==> flow/design.v <==
`timescale 1ns / 1ps
module signalReceive(clk, rst, SCK, MOSI, byteReceived, dataByte, SSEL);
input clk;
input rst;
input SCK, SSEL, MOSI;
output byteReceived;
output [7:0] dataByte;
reg [2:0] bitcnt;
reg byte_received;   
reg [7:0] byte_data_received;
assign byteReceived = byte_received;
assign dataByte = byte_data_received;
reg [2:0] SCKr;  
reg [2:0] SSELr;  
reg [1:0] MOSIr; 
always @(posedge clk) 
begin
  if (rst)
    SCKr <= 3'b000;
  else
    SCKr <= {SCKr[1:0], SCK};
end
wire SCK_risingedge = (SCKr[2:1]==2'b01);   
wire SCK_fallingedge = (SCKr[2:1]==2'b10);   
always @(posedge clk) 
begin
  if (rst)
    SSELr <= 3'b111;
  else
    SSELr <= {SSELr[1:0], SSEL};
end
wire SSEL_active = ~SSELr[1];   
wire SSEL_startmessage = (SSELr[2:1]==2'b10);   
wire SSEL_endmessage = (SSELr[2:1]==2'b01);   
always @(posedge clk) 
begin
  MOSIr <= {MOSIr[0], MOSI};
end
wire MOSI_data = MOSIr[1];
always @(posedge clk)
begin
  if(rst)
  begin
    bitcnt <= 3'b000;
  end
  else if(~SSEL_active)
  begin
    bitcnt <= 3'b000;
  end
  else
  begin
    if(SCK_risingedge)
    begin
      bitcnt <= bitcnt + 3'b001;
      byte_data_received <= {byte_data_received[6:0], MOSI_data};
    end
  end
end
always @(posedge clk)
begin    
  if (rst)
    byte_received <= 1'b0;
  else
    byte_received <= SSEL_active && SCK_risingedge && (bitcnt==3'b111);
end 
endmodule
module sending(clk, rst, SCK, MISO, SSEL, data, signalReceived, byteSent);
input clk;
input rst;
input SCK;
output MISO;
input SSEL;
input [7:0] data;
input signalReceived;
output byteSent;
reg byte_sent;
assign byteSent = byte_sent;
reg [7:0] byte_data_sent;
reg byte_sent_2clk;
reg [2:0] cnt;
reg [2:0] SCKr;  
always @(posedge clk) 
begin
 if (rst)
   SCKr <= 3'b000;
 else
   SCKr <= {SCKr[1:0], SCK};
end
wire SCK_risingedge = (SCKr[2:1]==2'b01);   
wire SCK_fallingedge = (SCKr[2:1]==2'b10);   
reg [2:0] SSELr;  
always @(posedge clk) 
begin
  if (rst)
    SSELr <= 3'b111;
  else
    SSELr <= {SSELr[1:0], SSEL};
end
wire SSEL_active = ~SSELr[1];   
wire SSEL_startmessage = (SSELr[2:1]==2'b10);   
wire SSEL_endmessage = (SSELr[2:1]==2'b01);   
always @(posedge clk) 
begin
  if(rst)
  begin
    cnt <= 3'b000;
    byte_data_sent <= 8'h00;
  end
  else if(signalReceived)
  begin
    if(~SSEL_active) 
    begin
      cnt<=3'b000;   
    end
    else
    begin
      if(byte_sent_2clk)
      begin
        byte_data_sent <= data;
      end
      if(SCK_risingedge)
      begin
        cnt <= cnt + 3'b001;
        byte_data_sent <= {byte_data_sent[6:0], 1'b0};
      end
    end
  end
end
always @(posedge clk)
begin
  if(rst)
  begin
    byte_sent_2clk <= 1'b0;
    byte_sent <= 1'b0;
  end
  else if(signalReceived)
  begin
    if (byte_sent_2clk)
    begin
      byte_sent_2clk <= 1'b0;
    end
    if (byte_sent)
    begin
      byte_sent_2clk <= 1'b1;
      byte_sent <= SSEL_active && SCK_risingedge && (cnt==3'b111);
    end
    else
    begin
      byte_sent <= SSEL_active && SCK_risingedge && (cnt==3'b111);
    end
  end
end
assign MISO = byte_data_sent[7];   
endmodule
`timescale 1ns / 1ps
module signalProcess(clk, rst, SCK, MOSI, MISO, SSEL);
input clk;
input rst;
input SCK, SSEL, MOSI;
output MISO;
wire [7:0] dataByte;
wire [7:0] sendByte;
reg [7:0] compressedX [63:0];
reg [6:0] inputCounter;
wire byte_received;
reg signalReceived;
wire byteSent;
integer i;
integer j;
assign sendByte = compressedX[j[5:0]];
signalReceive srA(.clk(clk), .rst(rst), .SCK(SCK), .MOSI(MOSI), .byteReceived(byte_received), .dataByte(dataByte), .SSEL(SSEL));
always @(posedge clk)
begin 
  if(rst)
  begin
    i <= 0;
    inputCounter <= 7'b0000000;
  end
  else if(~signalReceived)
  begin
    if(byte_received)
    begin
      i <= i+1;
      inputCounter <= inputCounter + 7'b0000001; 
    end
  end
end
always @(posedge clk)
begin 
  if(~rst && ~signalReceived && byte_received && i >= 0 && i < 64)
    compressedX[i[5:0]] <= dataByte;
end
always @(posedge clk)
begin
  if(rst)
    signalReceived <= 1'b0;
  else
    signalReceived <= (inputCounter == 7'b1000000);
end
sending sB(.clk(clk), .rst(rst), .SCK(SCK), .MISO(MISO), .SSEL(SSEL), .data(sendByte), .signalReceived(signalReceived), .byteSent(byteSent));
always @(posedge clk)
begin
  if(rst)
    j <= -1;
  else if(signalReceived)
  begin
    if(byteSent)
    begin
      j <= j+1;
    end 
  end
end
endmodule
Lab notebook: signalProcess

### Step by step through the tools: signalProcess

Module signalProcess before and after one edit of its RTL, step after step.
Lines under "original" count in the file above, lines under "edited" in the edited file.
"difference": "edited" minus "original" as printed here. "relative change": 100 x difference / "original".
Library cell names are shortened.
A cell with -- has no value.

| set-up | value |
|---|---|
| design top | signalProcess |
| clock port | clk |
| library | sky130hd |
| timing corner | tt_025C_1v80 |

### Edit of the RTL

The edit as a unified diff against the file above.
The edited RTL no longer does the same as the RTL above: the edit was made by script, with no optimisation intended.

```diff
@@ -191,11 +191,5 @@
     compressedX[i[5:0]] <= dataByte;
 end
-always @(posedge clk)
-begin
-  if(rst)
-    signalReceived <= 1'b0;
-  else
-    signalReceived <= (inputCounter == 7'b1000000);
-end
+always @(*) signalReceived = (inputCounter == 7'b1000000);
 sending sB(.clk(clk), .rst(rst), .SCK(SCK), .MISO(MISO), .SSEL(SSEL), .data(sendByte), .signalReceived(signalReceived), .byteSent(byteSent));
 always @(posedge clk)
```

### After elaboration

Source: Yosys, flattened and elaborated, memories not mapped. Widths are those after wreduce. Print and check cells do not count. Equal cells are merged and count once.
Memory sizes are those after Yosys's memory passes, which may raise the word count (mostly to a power of two), join words into wider ones and drop unused or constant bits.

Operators by class:

| item | original | edited | difference | relative change (%) |
|---|---|---|---|---|
| add/subtract/negate cells | 5 | 5 | 0 | 0.00 |
| magnitude comparators | 2 | 2 | 0 | 0.00 |
| equality and inequality tests | 5 | 5 | 0 | 0.00 |
| muxes and demuxes | 10 | 10 | 0 | 0.00 |
| bitwise logic cells | 4 | 4 | 0 | 0.00 |
| reduce/logical cells | 16 | 16 | 0 | 0.00 |

Operator list:

| kind | original | edited | difference | relative change (%) |
|---|---|---|---|---|
| logical AND 1 bit | 8 | 8 | 0 | 0.00 |
| inverter 1 bit | 4 | 4 | 0 | 0.00 |
| 2-to-1 mux 6 bit | 3 | 3 | 0 | 0.00 |
| 2-to-1 mux 8 bit | 3 | 3 | 0 | 0.00 |
| AND reduction 2 bit | 3 | 3 | 0 | 0.00 |
| adder 3 x 1 -> 3 bit (second input constant) | 2 | 2 | 0 | 0.00 |
| adder 32 x 2 -> 32 bit (second input constant) | 2 | 2 | 0 | 0.00 |
| equality test 2 x 1 -> 1 bit (second input constant) | 2 | 2 | 0 | 0.00 |
| equality test 3 bit (second input constant) | 2 | 2 | 0 | 0.00 |
| 2-to-1 mux 1 bit | 2 | 2 | 0 | 0.00 |
| 2-to-1 mux 3 bit | 2 | 2 | 0 | 0.00 |
| AND reduction 3 bit | 2 | 2 | 0 | 0.00 |
| nonzero test 2 bit | 2 | 2 | 0 | 0.00 |
| adder 7 x 1 -> 7 bit (second input constant) | 1 | 1 | 0 | 0.00 |
| equality test 7 bit (second input constant) | 1 | 1 | 0 | 0.00 |
| >= comparator 32 x 1 -> 1 bit (second input constant) | 1 | 1 | 0 | 0.00 |
| less-than comparator 32 x 8 -> 1 bit (second input constant) | 1 | 1 | 0 | 0.00 |
| OR reduction 2 bit | 1 | 1 | 0 | 0.00 |

Bit counts:

| item | original | edited | difference | relative change (%) |
|---|---|---|---|---|
| register bits after elaboration | 109 | 108 | -1 | -0.92 |
| RAM bits | 512 | 512 | 0 | 0.00 |
| clocked read ports x word width | 8 | 8 | 0 | 0.00 |
| memories kept | 1 | 1 | 0 | 0.00 |
| bits of input ports | 5 | 5 | 0 | 0.00 |
| elaborated cells | 59 | 58 | -1 | -1.69 |

Memories:

| item | original | edited |
|---|---|---|
| shape (words x width / read and write ports) | compressedX 64x8 r1 w1 | compressedX 64x8 r1 w1 |

### Logic depth

Longest topological path by Yosys (ltp), each cell counted once; first at word level (registers and memories cut), then after technology mapping (sequential cells cut; the memories' decode and read muxes count).

Logic depth:

| item | original | edited | difference | relative change (%) |
|---|---|---|---|---|
| word-level depth | 6 | 7 | +1 | +16.67 |
| ABC_AREA | 0 | 0 | -- | -- |
| mapped depth | 8 | 9 | +1 | +12.50 |

### Synthesis result

Yosys stat after the flow's synthesis: flattened, memories mapped to cells. It holds for the ABC_AREA given above (unset counts as 0); a run with the other value may have another netlist.

Cells by type:

| type | original | edited | difference | relative change (%) |
|---|---|---|---|---|
| nand2_1 | 83 | 30 | -53 | -63.86 |
| mux2_2 | 3 | 41 | +38 | +1,266.67 |
| mux4_2 | 126 | 104 | -22 | -17.46 |
| o22ai_1 | 1 | 16 | +15 | +1,500.00 |
| nor4_1 | 16 | 30 | +14 | +87.50 |
| mux2i_1 | 27 | 40 | +13 | +48.15 |
| xnor2_1 | 19 | 32 | +13 | +68.42 |
| o21ai_0 | 24 | 13 | -11 | -45.83 |
| buf_2 | 21 | 32 | +11 | +52.38 |
| inv_1 | 9 | 20 | +11 | +122.22 |
| nor3_1 | 12 | 21 | +9 | +75.00 |
| mux4_1 | 0 | 9 | +9 | -- |
| nor2_1 | 131 | 139 | +8 | +6.11 |
| or3_1 | 12 | 4 | -8 | -66.67 |
| nand2b_1 | 7 | 15 | +8 | +114.29 |
| a21oi_1 | 20 | 13 | -7 | -35.00 |
| a311oi_1 | 7 | 0 | -7 | -100.00 |
| nand3_1 | 29 | 23 | -6 | -20.69 |

Not every row of either side is listed.

Mapped netlist:

| item | original | edited | difference | relative change (%) |
|---|---|---|---|---|
| cell count | 1,317 | 1,343 | +26 | +1.97 |
| cell area after synthesis (um2) | 23,388.7 | 23,759.0 | +370.3 | +1.58 |
| sequential area (um2) | 17,136.4 | 17,116.4 | -20.0 | -0.12 |
| flip-flops | 596 | 595 | -1 | -0.17 |
| buffer cells | 69 | 72 | +3 | +4.35 |

The figures by module come from a second, unflattened synthesis with its own total; it is not the netlist above.

Unflattened totals:

| item | original | edited | difference | relative change (%) |
|---|---|---|---|---|
| cell total of the unflattened synthesis | 1,302 | 1,328 | +26 | +2.00 |
| area (unflattened synthesis) (um2) | 23,577.6 | 23,772.8 | +195.2 | +0.83 |

Each row is one instance without its submodules.

Modules, original:

| module | times used | cells | area (um2) | sequential area (um2) |
|---|---|---|---|---|
| signalProcess | 1 | 1,175 | 22,142.5 | 16,415.7 |
| sending | 1 | 92 | 844.6 | 360.3 |
| signalReceive | 1 | 35 | 590.6 | 460.4 |

Modules, edited:

| module | times used | cells | area (um2) | sequential area (um2) |
|---|---|---|---|---|
| signalProcess | 1 | 1,201 | 22,337.7 | 16,395.7 |
| sending | 1 | 92 | 844.6 | 360.3 |
| signalReceive | 1 | 35 | 590.6 | 460.4 |

### Worst setup path after synthesis

Path of least setup slack by OpenSTA after synthesis, without wires, with an ideal clock, recovery checks aside; 20% of the period is set as input and as output delay. Where synthesis merged equal registers, the netlist keeps one of their names.

Timing post-synthesis:

| item | original | edited | difference | relative change (%) |
|---|---|---|---|---|
| path type | input-to-reg | input-to-reg | -- | -- |
| from | input port rst | input port rst | -- | -- |
| to | memory compressedX[58][0] | memory compressedX[63][0] | -- | -- |
| period (ns) | 10.0 | 10.0 | 0.0 | 0.00 |
| launch time at the first pin (ns) | 2.000 | 2.000 | 0.000 | 0.00 |
| arrival time (ns) | 3.323 | 3.652 | +0.329 | +9.90 |
| data required time (ns) | 9.630 | 9.630 | 0.000 | 0.00 |
| slack (ns) | 6.306 | 5.977 | -0.329 | -- |
| path delay (ns) | 1.693 | 2.022 | +0.329 | +19.43 |
| stages | 5 | 6 | +1 | +20.00 |
| path buffers | 0 | 2 | +2 | -- |
| synthesis period reached (ns) | 3.694 | 4.023 | +0.329 | +8.91 |

"path delay" is the arrival time less input delay plus setup time.
"stages" counts driving pins, that of a launching flip-flop among them; a cell with two outputs on the path counts twice.
"synthesis period reached" = period - worst setup slack (recovery checks aside). The figure is calculated, with input and output delays left at 20% of the set period.
The rows between start and end are the longest chain of elaborated cells between them; the timing report does not say that the signal goes this way. Where chains are equally long, one stands for them.
A line is the first line of the expression or statement that the cell stems from. Yosys adds cells for indexed reads and writes and turns some case tables into memories.
original: The path ends at the enable pin of a flip-flop; only ways to that pin are counted.

| on the way, post-synthesis, original | value |
|---|---|
| cell sequence | nor4_1 > nand4_1 > nor2_1 > nand4_1 > nor2_1 |
| length of the longest elaborated chain | 6 |
| elaborated cells on any way between the ends | 7 |
| RTL lines with such cells | 1 |
| those cells by class | mux (2); logic (1); reduce/logical (4) |

Ends and longest elaborated chain, post-synthesis, original:

| item | line | RTL |
|---|---|---|
| from (decl) | 158 | `input rst;` |
| inverter 1 bit | 190 | `if(~rst && ~signalReceived && byte_received && i >= 0 && i < 64)` |
| logical AND 1 bit x4 | 190 |  |
| 2-to-1 mux 6 bit | 190 |  |
| to (decl) | 163 | `reg [7:0] compressedX [63:0];` |

edited: The path ends at the enable pin of a flip-flop; only ways to that pin are counted.

| on the way, post-synthesis, edited | value |
|---|---|
| cell sequence | clkbuf_1 > nor4_1 > nand2_1 > or4b_2 > buf_2 > nor2_1 |
| length of the longest elaborated chain | 6 |
| elaborated cells on any way between the ends | 7 |
| RTL lines with such cells | 1 |
| those cells by class | mux (2); logic (1); reduce/logical (4) |

Ends and longest elaborated chain, post-synthesis, edited:

| item | line | RTL |
|---|---|---|
| from (decl) | 158 | `input rst;` |
| inverter 1 bit | 190 | `if(~rst && ~signalReceived && byte_received && i >= 0 && i < 64)` |
| logical AND 1 bit x4 | 190 |  |
| 2-to-1 mux 6 bit | 190 |  |
| to (decl) | 163 | `reg [7:0] compressedX [63:0];` |

### Timing after layout

Path of least setup slack in the final report of the runs of pair 1 (OpenROAD, finished layout, wires in). Where an end is a register, its clock arrival counts in the times.

Timing after layout:

| item | original | edited | difference | relative change (%) |
|---|---|---|---|---|
| path type | reg-to-reg | reg-to-reg | -- | -- |
| from | register i[24] | register inputCounter[0] | -- | -- |
| to | memory compressedX[24][6] | memory compressedX[63][2] | -- | -- |
| period (ns) | 4.54 | 4.54 | 0.00 | 0.00 |
| launch time at the first pin (ns) | 0.61 | 0.60 | -0.01 | -1.64 |
| arrival time (ns) | 3.70 | 3.45 | -0.25 | -6.76 |
| data required time (ns) | 4.80 | 4.76 | -0.04 | -0.83 |
| slack (ns) | 1.10 | 1.31 | +0.21 | -- |
| stages | 6 | 8 | +2 | +33.33 |
| path buffers | 0 | 0 | 0 | -- |

The rows between start and end are the longest chain of elaborated cells between them; the timing report does not say that the signal goes this way. Where chains are equally long, one stands for them.
original: The path ends at the enable pin of a flip-flop; only ways to that pin are counted.

| on the way, after layout, original | value |
|---|---|
| cell sequence | dfxtp_1 > nor4_1 > nand4_1 > nor2_1 > nand3_1 > nor2_1 |
| length of the longest elaborated chain | 4 |
| elaborated cells on any way between the ends | 6 |
| RTL lines with such cells | 1 |
| those cells by class | compare (2); mux (2); reduce/logical (2) |

Ends and longest elaborated chain, after layout, original:

| item | line | RTL |
|---|---|---|
| from (decl) | 168 | `integer i;` |
| from (assign) | 176 | `i <= 0;` |
| from (assign) | 183 | `i <= i+1;` |
| >= comparator 32 x 1 -> 1 bit | 190 | `if(~rst && ~signalReceived && byte_received && i >= 0 && i < 64)` |
| logical AND 1 bit x2 | 190 |  |
| 2-to-1 mux 6 bit | 190 |  |
| to (decl) | 163 | `reg [7:0] compressedX [63:0];` |

edited: The path ends at the enable pin of a flip-flop; only ways to that pin are counted.

| on the way, after layout, edited | value |
|---|---|
| cell sequence | dfxtp_1 > inv_1 > ha_1 > or2b_1 > o21ai_4 > nor2_1 > or4b_2 > nor2_1 |
| length of the longest elaborated chain | 7 |
| elaborated cells on any way between the ends | 8 |
| those cells by class | eq/ne (1); mux (2); logic (1); reduce/logical (4) |

Ends and longest elaborated chain, after layout, edited:

| item | line | RTL |
|---|---|---|
| from (decl) | 164 | `reg [6:0] inputCounter;` |
| from (assign) | 177 | `inputCounter <= 7'b0000000;` |
| from (assign) | 184 | `inputCounter <= inputCounter + 7'b0000001;` |
| equality test 7 bit | 193 | `always @(*) signalReceived = (inputCounter == 7'b1000000);` |
| inverter 1 bit | 190 | `if(~rst && ~signalReceived && byte_received && i >= 0 && i < 64)` |
| logical AND 1 bit x4 | 190 |  |
| 2-to-1 mux 6 bit | 190 |  |
| to (decl) | 163 | `reg [7:0] compressedX [63:0];` |

### Layout results

Runs of the flow (Yosys, OpenROAD) on both versions; the two runs of a pair have the same settings. The constraints put input and output delay at 20% of the set period each and load the outputs with 0.01 pF.

| flow settings, pair 1 | value |
|---|---|
| CORE_UTILIZATION | 40 |
| period_ns | 4.54 |
| CAP_MARGIN | 20 |
| CORE_MARGIN | 2 |
| SLEW_MARGIN | 20 |

Final reports, pair 1:

| item | original | edited | difference | relative change (%) |
|---|---|---|---|---|
| chip area after synthesis (Yosys) (um2) | 23,388.7 | 23,759.0 | +370.3 | +1.58 |
| die size (um2) | 60,422.6 | 61,362.7 | +940.1 | +1.56 |
| std-cell area (final layout) (um2) | 26,252.7 | 26,668.1 | +415.4 | +1.58 |
| post-route utilization (%) | 45.4 | 45.3 | -0.1 | -- |
| worst setup slack after layout (ns) | 1.098 | 1.313 | +0.215 | -- |
| post-route setup TNS (ns) | 0.000 | 0.000 | 0.000 | -- |
| final worst hold slack (ns) | 0.330 | 0.338 | +0.008 | -- |
| total design power (µW) | 10,538 | 10,659 | +121 | +1.15 |
| period reached (ns) | 3.442 | 3.227 | -0.215 | -6.25 |

| flow settings, pair 2 | value |
|---|---|
| CAP_MARGIN | 25 |
| CELL_PAD_IN_SITES_GLOBAL_PLACEMENT | 0 |
| CORE_MARGIN | 5 |
| CORE_UTILIZATION | 28 |
| CTS_CLUSTER_DIAMETER | 89 |
| CTS_CLUSTER_SIZE | 46 |
| GPL_ROUTABILITY_DRIVEN | 1 |
| GPL_TIMING_DRIVEN | 0 |
| MIN_ROUTING_LAYER | met1 |
| SETUP_SLACK_MARGIN | 0.11 |
| period_ns | 2.55 |
| SLEW_MARGIN | 20 |

Final reports, pair 2:

| item | original | edited | difference | relative change (%) |
|---|---|---|---|---|
| chip area after synthesis (Yosys) (um2) | 23,388.7 | 23,759.0 | +370.3 | +1.58 |
| die size (um2) | 89,410.0 | 90,778.7 | +1,368.7 | +1.53 |
| std-cell area (final layout) (um2) | 27,357.5 | 28,453.5 | +1,096.0 | +4.01 |
| post-route utilization (%) | 32.8 | 33.9 | +1.1 | -- |
| worst setup slack after layout (ns) | 0.100 | 0.151 | +0.051 | -- |
| post-route setup TNS (ns) | 0.000 | 0.000 | 0.000 | -- |
| final worst hold slack (ns) | 0.348 | 0.340 | -0.008 | -- |
| total design power (µW) | 16,798 | 16,112 | -686 | -4.08 |
| period reached (ns) | 2.450 | 2.399 | -0.051 | -2.08 |

By "period reached" is meant the clock period of the run minus its worst setup slack. This is arithmetic on one report: input and output delays are still those of the set period (20% each).
"total design power" rests on the timing tool's default activity at the inputs, not on a simulated workload.
